==> flow/design.v <==
module DOUBLY_PIPELINE(clk,xi,yi,r,ang,xf,yf);
input signed[15:0] xi,yi;
input clk;
output reg signed [15:0] r,ang;
output reg signed [15:0] xf,yf;
 wire signed [15:0] ri,angi;
 wire  signed [15:0] xfi,yfi;
wire  signed [15:0] g1,g2,g3,g4,g5,g6,g7,g8;
ROTATING x1(clk,xi,yi,g1,g2,g3,g4,g5,g6,g7,g8,xfi,yfi);     
VECTORING x2(clk,xi,yi,g1,g2,g3,g4,g5,g6,g7,g8,ri,angi);  
always @(*)
begin 
xf<=xfi;
yf<=yfi;  
r<=ri;
ang<=angi;
end
endmodule
module ROTATING(clk,xi,yi,a1,a2,a3,a4,a5,a6,a7,a8,xf,yf);
input signed[15:0] xi,yi;
input   signed [15:0] a1,a2,a3,a4,a5,a6,a7,a8;
input clk;
output reg  signed [15:0] xf,yf;
reg  signed [15:0] x1,x2,x3,x4,x5,x6,x7,x8;
reg  signed [15:0] y1,y2,y3,y4,y5,y6,y7,y8;
wire signed [15:0] angle45,angle26,angle14,angle7,angle3_5,angle1_79,angle0_89,angle0_44;
reg  signed [15:0] angle_i [8:0];  
wire signed [15:0] s = 16'd607;
assign angle45 = 16'd4500;
assign angle26 = 16'd2657;
assign angle14 = 16'd1404;
assign angle7 = 16'd713;
assign angle3_5 = 16'd358;
assign angle1_79 = 16'd179;
assign angle0_89 = 16'd89;
assign angle0_44 = 16'd44;
always @(posedge clk)
begin  
    angle_i[0] <= angle45 ;
	    x1<= xi + yi;   
		y1<= yi - xi;
	   if (angle_i[0] > a2)
		begin 
		x2<= x1 - (y1>>>1);  
		y2<= y1 + (x1>>>1); 
		angle_i[1] <= angle_i[0] - angle26 ; 
		end 
	   else
		begin 
		x2<= x1+(y1>>>1); 
		y2<= y1-(x1>>>1);
	    angle_i[1] <= angle_i[0] + angle26 ;  
	   end
	 if (angle_i[1] > a3)
	    begin 
		 angle_i[2] <= angle_i[1] - angle14 ;  
		  x3<= x2 - (y2>>>2); 
		  y3<= y2 +(x2>>>2);
		end 
		else 
		begin 
	      angle_i[2] <= angle_i[1] + angle14 ;  
		  x3<= x2+(y2>>>2); 
		  y3<= y2-(x2>>>2);
		end 
	if (angle_i[2] > a4)
	    begin 
		  angle_i[3] <= angle_i[2] - angle7 ;  
		  x4<= x3 - (y3>>>3); 
		  y4<= y3 +(x3>>>3);
		 end 
		else 
		begin 
	     angle_i[3] <= angle_i[2] + angle7 ;  
		  x4<= x3+(y3>>>3); 
		  y4<= y3-(x3>>>3);
		end 
		if (angle_i[3] > a5)
	    begin 
			angle_i[4] <= angle_i[3] - angle3_5 ;  
			x5<= x4 - (y4>>>4); 
			y5<= y4 + (x4>>>4);
		 end 
		else 
		begin
			angle_i[4] <= angle_i[3] + angle3_5 ;  
			x5<= x4+(y4>>>4); 
			y5<= y4-(x4>>>4);
		end 
	   if (angle_i[4] > a6)
	    begin 
			angle_i[5] <= angle_i[4] - angle1_79 ;  
			x6<= x5 - (y5>>>5); 
			y6<= y5 +(x5>>>5);
		end
		else 
		begin 
	       angle_i[5] <= angle_i[4] + angle1_79 ;  
		   x6<= x5+(y5>>>5); 
		   y6<= y5-(x5>>>5);
		end 
		if (angle_i[5] > a7)
	    begin 
			angle_i[6] <= angle_i[5] - angle0_89 ;  
			x7<= x6 - (y6>>>6); 
			y7<= y6 +(x6>>>6);
		end
		else 
		begin 
			angle_i[6] <= angle_i[5] + angle0_89;  
			x7<= x6+(y6>>>6); 
			y7<= y6-(x6>>>6);
		end 
		if (angle_i[6] > a8)
	     begin 
			angle_i[7] <= angle_i[6] - angle0_44 ;  
			x8<= x7 - (y7>>>7); 
			y8<= y7 +(x7>>>7);
		 end 
		 else 
         begin 	     
			angle_i[7] <= angle_i[6] + angle0_44 ;  
			x8<= x7+(y7>>>7); 
			y8<= y7-(x7>>>7);
		 end  
      xf <=  (s*x8)/1000 ;
      yf <=  (s*y8)/1000 ;	  
end 
endmodule
module VECTORING(clk,a0,b0,ang1,ang2,ang3,ang4,ang5,ang6,ang7,ang8,r,ang);
input signed[15:0]a0,b0;
input clk;
  output reg signed [15:0]r,ang;  
  output reg signed[15:0] ang1,ang2,ang3,ang4,ang5,ang6,ang7,ang8;  
  reg signed [15:0] a1,a2,a3,a4,a5,a6,a7,a8;
  reg signed [15:0] b1,b2,b3,b4,b5,b6,b7,b8;
  reg signed[15:0] angle_x1,angle_x2,angle_x3,angle_x4,angle_x5,angle_x6,angle_x7,angle_x8;
wire signed [15:0] v = 16'd0607;
wire [15:0] angle_c0 = 16'd4500;
wire [15:0] angle_c1 = 16'd2657;
wire [15:0] angle_c2 = 16'd1404;
wire [15:0] angle_c3 = 16'd713;
wire [15:0] angle_c4 = 16'd358;
wire [15:0] angle_c5 = 16'd179;
wire [15:0] angle_c6 = 16'd089;
wire [15:0] angle_c7 = 16'd044; 
  always @ (posedge clk)
   begin
      a1<=a0+b0;
      b1<=b0-a0;
      angle_x1 <= angle_c0;
	  ang1 <= angle_x1;
    if(b1 < 0)  
   begin
      a2<= a1 - (b1>>>1);
      b2<= b1 + (a1>>>1);
     angle_x2<=angle_x1-angle_c1;
	   ang2<= angle_x2;
     end
    else
   begin
      a2<=a1+(b1>>>1);
      b2<=b1-(a1>>>1);
      angle_x2<=angle_x1+angle_c1;
	  ang2<= angle_x2;
    end
     if(b2<0)
	begin
     a3<=a2-(b2>>>2);
     b3<=b2+(a2>>>2);
     angle_x3<=angle_x2-angle_c2;
	  ang3<= angle_x3;
     end
  	else
  	begin
      a3<=a2+(b2>>>2);
      b3<=b2-(a2>>>2);
      angle_x3<=angle_x2+angle_c2;
	  ang3<= angle_x3;
	end
     if(b3<0)
	begin
     a4<=a3-(b3>>>3);
     b4<=b3+(a3>>>3);
     angle_x4<=angle_x3-angle_c3;
	 ang4<=angle_x4;
     end
  	else
  	begin
      a4<=a3+(b3>>>3);
      b4<=b3-(a3>>>3);
     angle_x4<=angle_x3+angle_c3;
	 ang4<=angle_x4;
	end
     if(b4<0)
	begin
     a5<=a4-(b4>>>4);
     b5<=b4+(a4>>>4);
      angle_x5<=angle_x4-angle_c4;
	   ang5<=angle_x5;
     end
  	else
  	begin
      a5<=a4+(b4>>>4);
      b5<=b4-(a4>>>4);
      angle_x5<=angle_x4+angle_c4;
	   ang5<=angle_x5;
	end
     if(b5<0)
	begin
     a6<=a5-(b5>>>5);
     b6<=b5+(a5>>>5);
    angle_x6<=angle_x5-angle_c5;
	 ang6<=angle_x6;
     end
  	else
  	begin
      a6<=a5+(b5>>>5);
      b6<=b5-(a5>>>5);
      angle_x6<=angle_x5+angle_c5;
	  ang6<=angle_x6;
	end
     if(b6<0)
	begin
     a7<=a6-(b6>>>6);
     b7<=b6+(a6>>>6);
     angle_x7<=angle_x6-angle_c6;
	 ang7<=angle_x7;
     end
  	else
  	begin
     a7<=a6+(b6>>>6);
     b7<=b6-(a6>>>6);
      angle_x7<=angle_x6+angle_c6;
	  ang7<=angle_x7;
 	 end
     if(b7<0)
	begin
      a8<=a7-(b7>>>7);
      b8<=b7+(a7>>>7);
      angle_x8<=angle_x7-angle_c7;
	  ang8<=angle_x8;
     end
  	else
      begin
      a8<=a7+(b7>>>7);
      b8<=b7-(a7>>>7);
       angle_x8<=angle_x7-angle_c7;
	   ang8<=angle_x8;
     end
r<=v*a8/1000;
ang<=angle_x8;
end
endmodule
Tool chain data of DOUBLY_PIPELINE. Tool output for the design above, in the order of the flow. Lines are those of the file above, counted from 1. Operators carry their Yosys type and port widths (W data, S select, Z words). Cell names lack the library's common part. Not given: --

Top: DOUBLY_PIPELINE. Clock: clk. Standard-cell library: sky130hd. Corner: tt_025C_1v80.

After elaboration. Yosys after proc, flatten, opt, wreduce and memory -nomap, before mapping. Enables and synchronous resets that opt folds into registers are not counted as muxes. Print and check cells are not counted. Equal cells are merged and count once.

The entry for add/subtract/negate cells reads 73. Under multiply operators stands 3. Divide/modulo/power cells: 3. For $lt $le $gt $ge the number is 14. Eq/ne operators: 0. Under shifts and indexed selects stands 0. The figure for muxes and demuxes is 39. Bitwise gates (word level): 0. Reduce/logical cells: 0.

Operators by type and width (count): $div A32 B11 Y32 const B (3); $mul A11 B16 Y27 const A (3); $mux W16 (37); $lt A16 B1 Y1 const B (7); $gt A16 B16 Y1 (5); $add A16 B10 Y16 (4); $sub A16 B10 Y16 (4); $add A16 B11 Y16 (4); $sub A16 B11 Y16 (4); $add A16 B12 Y16 (4); $sub A16 B12 Y16 (4); $add A16 B13 Y16 (4); $sub A16 B13 Y16 (4); $add A16 B14 Y16 (4); $sub A16 B14 Y16 (4); $add A16 B9 Y16 (3); $sub A16 B9 Y16 (3); $add A16 B10 Y16 const B (2); $sub A16 B10 Y16 const B (2); $add A16 B15 Y16 (2); $sub A16 B15 Y16 (2); $add A16 B8 Y16 const B (2); $sub A16 B8 Y16 const B (2); $add A16 B9 Y16 const B (2); $sub A16 B9 Y16 const B (2); $add A13 B11 Y14 const B (2); $sub A13 B11 Y14 const B (2); $mux W13 (2).

Not listed: further kinds 9, cells in them 9.

The figure for flip-flop bits (word level) is 823. Under bits in latches stands 0. For memory bits (writable) the number is 0. Under ROM bits stands 0. Under clocked read ports x word width stands 0. Under memories stands 0. The entry for input bits reads 33. Output and inout bits: 64. For elaborated cells the number is 184.

Logic depth. Longest topological path by Yosys (ltp), each cell counted once; first at word level (registers and memories cut), then after technology mapping (sequential cells cut; the memories' decode and read muxes count).

The entry for depth after elaboration reads 2. Under ABC_AREA stands 0. For gate-level depth with buffers the number is 75. Gate-level depth less buffers: 65.

Netlist. Source: synth_stat.txt of the flow (Yosys; design flattened, memories mapped). It holds for the ABC_AREA given above (unset counts as 0); a run with the other value may have another netlist. The area totals of this step are shown rounded.

Cells by type: dfxtp_1 (count 750, total area 15014.4 um^2); ha_1 (count 909, total area 1.14E+04 um^2); xnor2_1 (count 665, total area 5.82E+03 um^2); fa_1 (count 256, total area 5.12E+03 um^2); inv_1 (count 1018, total area 3.82E+03 um^2); a21oi_1 (count 737, total area 3.69E+03 um^2); xor2_1 (count 379, total area 3.32E+03 um^2); nor2_1 (count 634, total area 2.38E+03 um^2); o21ai_0 (count 405, total area 2.03E+03 um^2); nand2_1 (count 425, total area 1595.28 um^2); a21o_1 (count 197, total area 1.48E+03 um^2); o21bai_1 (count 190, total area 1.43E+03 um^2); mux2i_1 (count 115, total area 1.15E+03 um^2); nor3_1 (count 227, total area 1136.09 um^2); nand3_1 (count 171, total area 855.821 um^2); a211oi_1 (count 84, total area 630.605 um^2); clkbuf_1 (count 164, total area 615.59 um^2); o211ai_1 (count 79, total area 593.069 um^2).

Not listed: further types 128, cells in them 1517.

Under mapped cells stands 8922. For cell area after synthesis the number is 74190 um^2. Sequential area: 15010 um^2. Under mapped flip-flops stands 750. Under buffer cells stands 226.

By module: a second synthesis without flattening, with its own total; a netlist apart from the flattened one above.

The entry for cells (unflattened synthesis) reads 9321. For area (unflattened synthesis) the number is 77780 um^2.

Rows give one instance, submodules left out.

Modules: ROTATING (instances 1, cells 5512, area 44940 um^2, sequential area 7227 um^2); VECTORING (instances 1, cells 3809, area 32850 um^2, sequential area 8468 um^2); DOUBLY_PIPELINE (instances 1, cells 0, area 0.0 um^2, sequential area 0.0 um^2).

Path before layout. Path of least setup slack by OpenSTA after synthesis, without wires, with an ideal clock, recovery checks aside; 20% of the period is set as input and as output delay. Where synthesis merged equal registers, the netlist keeps one of their names.

Path kind: register to register. Start: reg x2.a8[15]. End: reg x2.r[14]. Clock period: 25000 ps. Under library setup time stands 72 ps. Under time at the first pin stands 0 ps. The figure for arrival time is 17299 ps. Under required time stands 24928 ps. The entry for path slack reads 7629 ps. The figure for path delay is 17371 ps. The figure for stages on the path is 67. Under buffers on the path stands 8. The entry for synthesis period reached reads 17371 ps.

"path delay" is the arrival time less input delay plus setup time. "stages on the path": output pins that drive a net of the path, with the launching flip-flop's if there is one; two outputs of one cell count as two. "synthesis period reached" = period - worst setup slack (recovery checks aside). The figure is calculated, with input and output delays left at 20% of the set period. Between the ends stands the longest chain of elaborated cells between them, by number of cells; it is not shown to be the way that was timed. Of several equally long chains one is given. Each line given opens the expression or statement behind the cell; cells for indexed reads and writes are added by Yosys, which also makes memories of some case tables.

Cells stage by stage: dfxtp_1 -> fa_1 -> ha_1 -> fa_1 -> fa_1 -> inv_1 -> fa_1 -> inv_1 -> ha_1 -> buf_2 -> a21oi_1 -> o21ai_0 -> nor2_1 -> a31oi_2 -> a221o_2 -> xnor2_1 -> or3_1 -> or3_1 -> (+31 left out) -> mux2i_1 -> o22a_1 -> nor3_2 -> o41ai_4 -> a41oi_2 -> a41oi_1 -> a32oi_1 -> buf_4 -> a2111oi_1 -> a211o_1 -> and4_1 -> clkbuf_1 -> nor2_1 -> a31oi_1 -> ha_1 -> nand2_1 -> o21ai_0 -> xnor2_1. For length of the longest elaborated chain the number is 2. The figure for elaborated cells between the ends (all ways) is 2. Under RTL lines with such cells stands 1. Classes of those cells: mul (1); div (1).

RTL lines, path post-synthesis: from (decl) (line 135) `reg signed [15:0] a1,a2,a3,a4,a5,a6,a7,a8;`; from (assign) (line 239) `a8<=a7-(b7>>>7);`; from (assign) (line 246) `a8<=a7+(b7>>>7);`; $mul A11 B16 Y27 (line 251) `r<=v*a8/1000;`; $div A32 B11 Y32 (line 251); to (assign) (line 251); to (decl) (line 133) `output reg signed [15:0]r,ang;`.

Timing after layout. From the final timing report of stored run 1: the path of least setup slack in the routed layout; clock arrival at registers is part of the times. The report prints the path's times to 10 ps; the period is as set.

Path kind: register to register. Start: reg x1.y8[5]. End: reg x1.yf[12]. Clock period: 28500 ps. Under library setup time stands 120 ps. Under time at the first pin stands 690 ps. The figure for arrival time is 21790 ps. Under required time stands 29080 ps. The entry for path slack reads 7280 ps. The figure for stages on the path is 66. Under buffers on the path stands 5.

Between the ends stands the longest chain of elaborated cells between them, by number of cells; it is not shown to be the way that was timed. Of several equally long chains one is given.

Cells stage by stage: dfxtp_1 -> inv_1 -> fa_1 -> inv_1 -> ha_1 -> ha_1 -> fa_1 -> inv_1 -> fa_1 -> inv_1 -> ha_1 -> clkbuf_1 -> o211ai_1 -> a211oi_1 -> a211o_1 -> a31oi_2 -> xnor2_1 -> nor4_2 -> (+30 left out) -> xnor2_1 -> o31ai_1 -> nand3_1 -> mux2i_1 -> o211ai_4 -> mux2i_1 -> mux2i_2 -> nand4_1 -> and2_1 -> a211oi_1 -> a211oi_1 -> a2111oi_4 -> a21oi_1 -> mux2_2 -> ha_1 -> a41oi_1 -> nor2_1 -> xnor2_1. For length of the longest elaborated chain the number is 2. The figure for elaborated cells between the ends (all ways) is 2. Under RTL lines with such cells stands 1. Classes of those cells: mul (1); div (1).

RTL lines, path post-layout: from (decl) (line 25) `reg  signed [15:0] y1,y2,y3,y4,y5,y6,y7,y8;`; from (assign) (line 118) `y8<= y7 +(x7>>>7);`; from (assign) (line 124) `y8<= y7-(x7>>>7);`; $mul A11 B16 Y27 (line 127) `yf <= (s*y8)/1000 ;`; $div A32 B11 Y32 (line 127); to (assign) (line 127); to (decl) (line 23) `output reg  signed [15:0] xf,yf;`.

--- measured runs ---
Settings and measured results of 3 stored flow runs for module DOUBLY_PIPELINE (sky130hd), not sorted in any way. The constraints put input and output delay at 20% of the set period each and load the outputs with 0.01 pF. By "period achieved" is meant the clock period of the run minus its worst setup slack. This is arithmetic on one report: input and output delays are still those of the set period (20% each). "worst setup path time" means the part of the period allowed to the worst setup path (the constraints hold back 20% at inputs and 20% at outputs) less its slack; where the path has registers, the arrival times of their clocks count too. "worst setup path time" is given in steps of 10 ps. Values from the reports are rounded here.

Files of stored run 1:
==> flow/run.sh <==
#!/bin/bash
# the make line also repeats the synthesis and layout settings of config.mk as NAME=value (left out here)
make -C /OpenROAD-flow-scripts/flow DESIGN_CONFIG=/design/flow/config.mk WORK_HOME=/design/flow/orfs CLKGATE_MAP_FILE= finish
==> flow/config.mk <==
export PLATFORM = sky130hd
export DESIGN_NAME = DOUBLY_PIPELINE
export DESIGN_NICKNAME = DOUBLY_PIPELINE
export VERILOG_FILES = /design/flow/design.v
export SDC_FILE = /design/flow/constraint.sdc
export NUM_CORES = 4
export LEC_CHECK = 0
export CAP_MARGIN = 20
export CORE_MARGIN = 4
export CORE_UTILIZATION = 39
export GPL_TIMING_DRIVEN = 0
export HOLD_SLACK_MARGIN = 0.16
export PLACE_DENSITY_LB_ADDON = 0.2
export SLEW_MARGIN = 5
export TNS_END_PERCENT = 55
==> flow/constraint.sdc <==
create_clock -name core_clock -period 28.5 [get_ports {clk}]
set_input_delay 5.7000 -clock core_clock [delete_from_list [all_inputs] [get_ports {clk}]]
set_output_delay 5.7000 -clock core_clock [all_outputs]
set_load 0.01 [all_outputs]

Results of stored run 1. The period achieved reads 21,215 ps. The full die area stands at 197,300 um^2. The setup slack of the critical path comes to 7,285 ps. The worst setup path time comes to 21,220 ps. Critical path type: register to register. The final utilization comes to 0.433. For the smallest hold slack the run shows 329 ps. The synthesis area is 74,190 um^2. The standard-cell area of the final layout comes to 81,630 um^2. The total negative slack on setup checks comes to 0 ps.

Files of stored run 2:
==> flow/run.sh <==
#!/bin/bash
# the make line also repeats the synthesis and layout settings of config.mk as NAME=value (left out here)
make -C /OpenROAD-flow-scripts/flow DESIGN_CONFIG=/design/flow/config.mk WORK_HOME=/design/flow/orfs CLKGATE_MAP_FILE= finish
==> flow/config.mk <==
export PLATFORM = sky130hd
export DESIGN_NAME = DOUBLY_PIPELINE
export DESIGN_NICKNAME = DOUBLY_PIPELINE
export VERILOG_FILES = /design/flow/design.v
export SDC_FILE = /design/flow/constraint.sdc
export NUM_CORES = 4
export LEC_CHECK = 0
export ABC_AREA = 0
export CAP_MARGIN = 10
export CELL_PAD_IN_SITES_DETAIL_PLACEMENT = 1
export CORE_ASPECT_RATIO = 0.54
export CORE_MARGIN = 2
export CORE_UTILIZATION = 71
export CTS_CLUSTER_DIAMETER = 342
export CTS_CLUSTER_SIZE = 47
export GPL_ROUTABILITY_DRIVEN = 1
export GPL_TIMING_DRIVEN = 0
export MAX_ROUTING_LAYER = met4
export PLACE_DENSITY_LB_ADDON = 0.25
export SETUP_SLACK_MARGIN = -2.0
export SLEW_MARGIN = 10
==> flow/constraint.sdc <==
create_clock -name core_clock -period 31.4 [get_ports {clk}]
set_input_delay 6.2800 -clock core_clock [delete_from_list [all_inputs] [get_ports {clk}]]
set_output_delay 6.2800 -clock core_clock [all_outputs]
set_load 0.01 [all_outputs]

Outcome of stored run 2: stopped before the end: placement reported DPL-0033.

Files of stored run 3:
==> flow/run.sh <==
#!/bin/bash
# the make line also repeats the synthesis and layout settings of config.mk as NAME=value (left out here)
make -C /OpenROAD-flow-scripts/flow DESIGN_CONFIG=/design/flow/config.mk WORK_HOME=/design/flow/orfs CLKGATE_MAP_FILE= finish
==> flow/config.mk <==
export PLATFORM = sky130hd
export DESIGN_NAME = DOUBLY_PIPELINE
export DESIGN_NICKNAME = DOUBLY_PIPELINE
export VERILOG_FILES = /design/flow/design.v
export SDC_FILE = /design/flow/constraint.sdc
export NUM_CORES = 4
export LEC_CHECK = 0
export ABC_AREA = 1
export CAP_MARGIN = 20
export CORE_MARGIN = 2
export CORE_UTILIZATION = 51
export CTS_CLUSTER_DIAMETER = 260
export GPL_TIMING_DRIVEN = 0
export MAX_ROUTING_LAYER = met5
export PLACE_DENSITY_LB_ADDON = 0.01
export SETUP_SLACK_MARGIN = 1.84
export SLEW_MARGIN = 20
==> flow/constraint.sdc <==
create_clock -name core_clock -period 20.3 [get_ports {clk}]
set_input_delay 4.0600 -clock core_clock [delete_from_list [all_inputs] [get_ports {clk}]]
set_output_delay 4.0600 -clock core_clock [all_outputs]
set_load 0.01 [all_outputs]

Results of stored run 3. For the smallest hold slack the run shows 310 ps. The synthesis area is 72,140 um^2. The final utilization comes to 0.556. The period achieved reads 16,501 ps. The total negative slack on setup checks comes to 0 ps. The full die area stands at 144,500 um^2. The setup slack of the critical path comes to 3,799 ps. The worst setup path time comes to 16,500 ps. Critical path type: register to register. The standard-cell area of the final layout comes to 78,410 um^2.
--- end ---
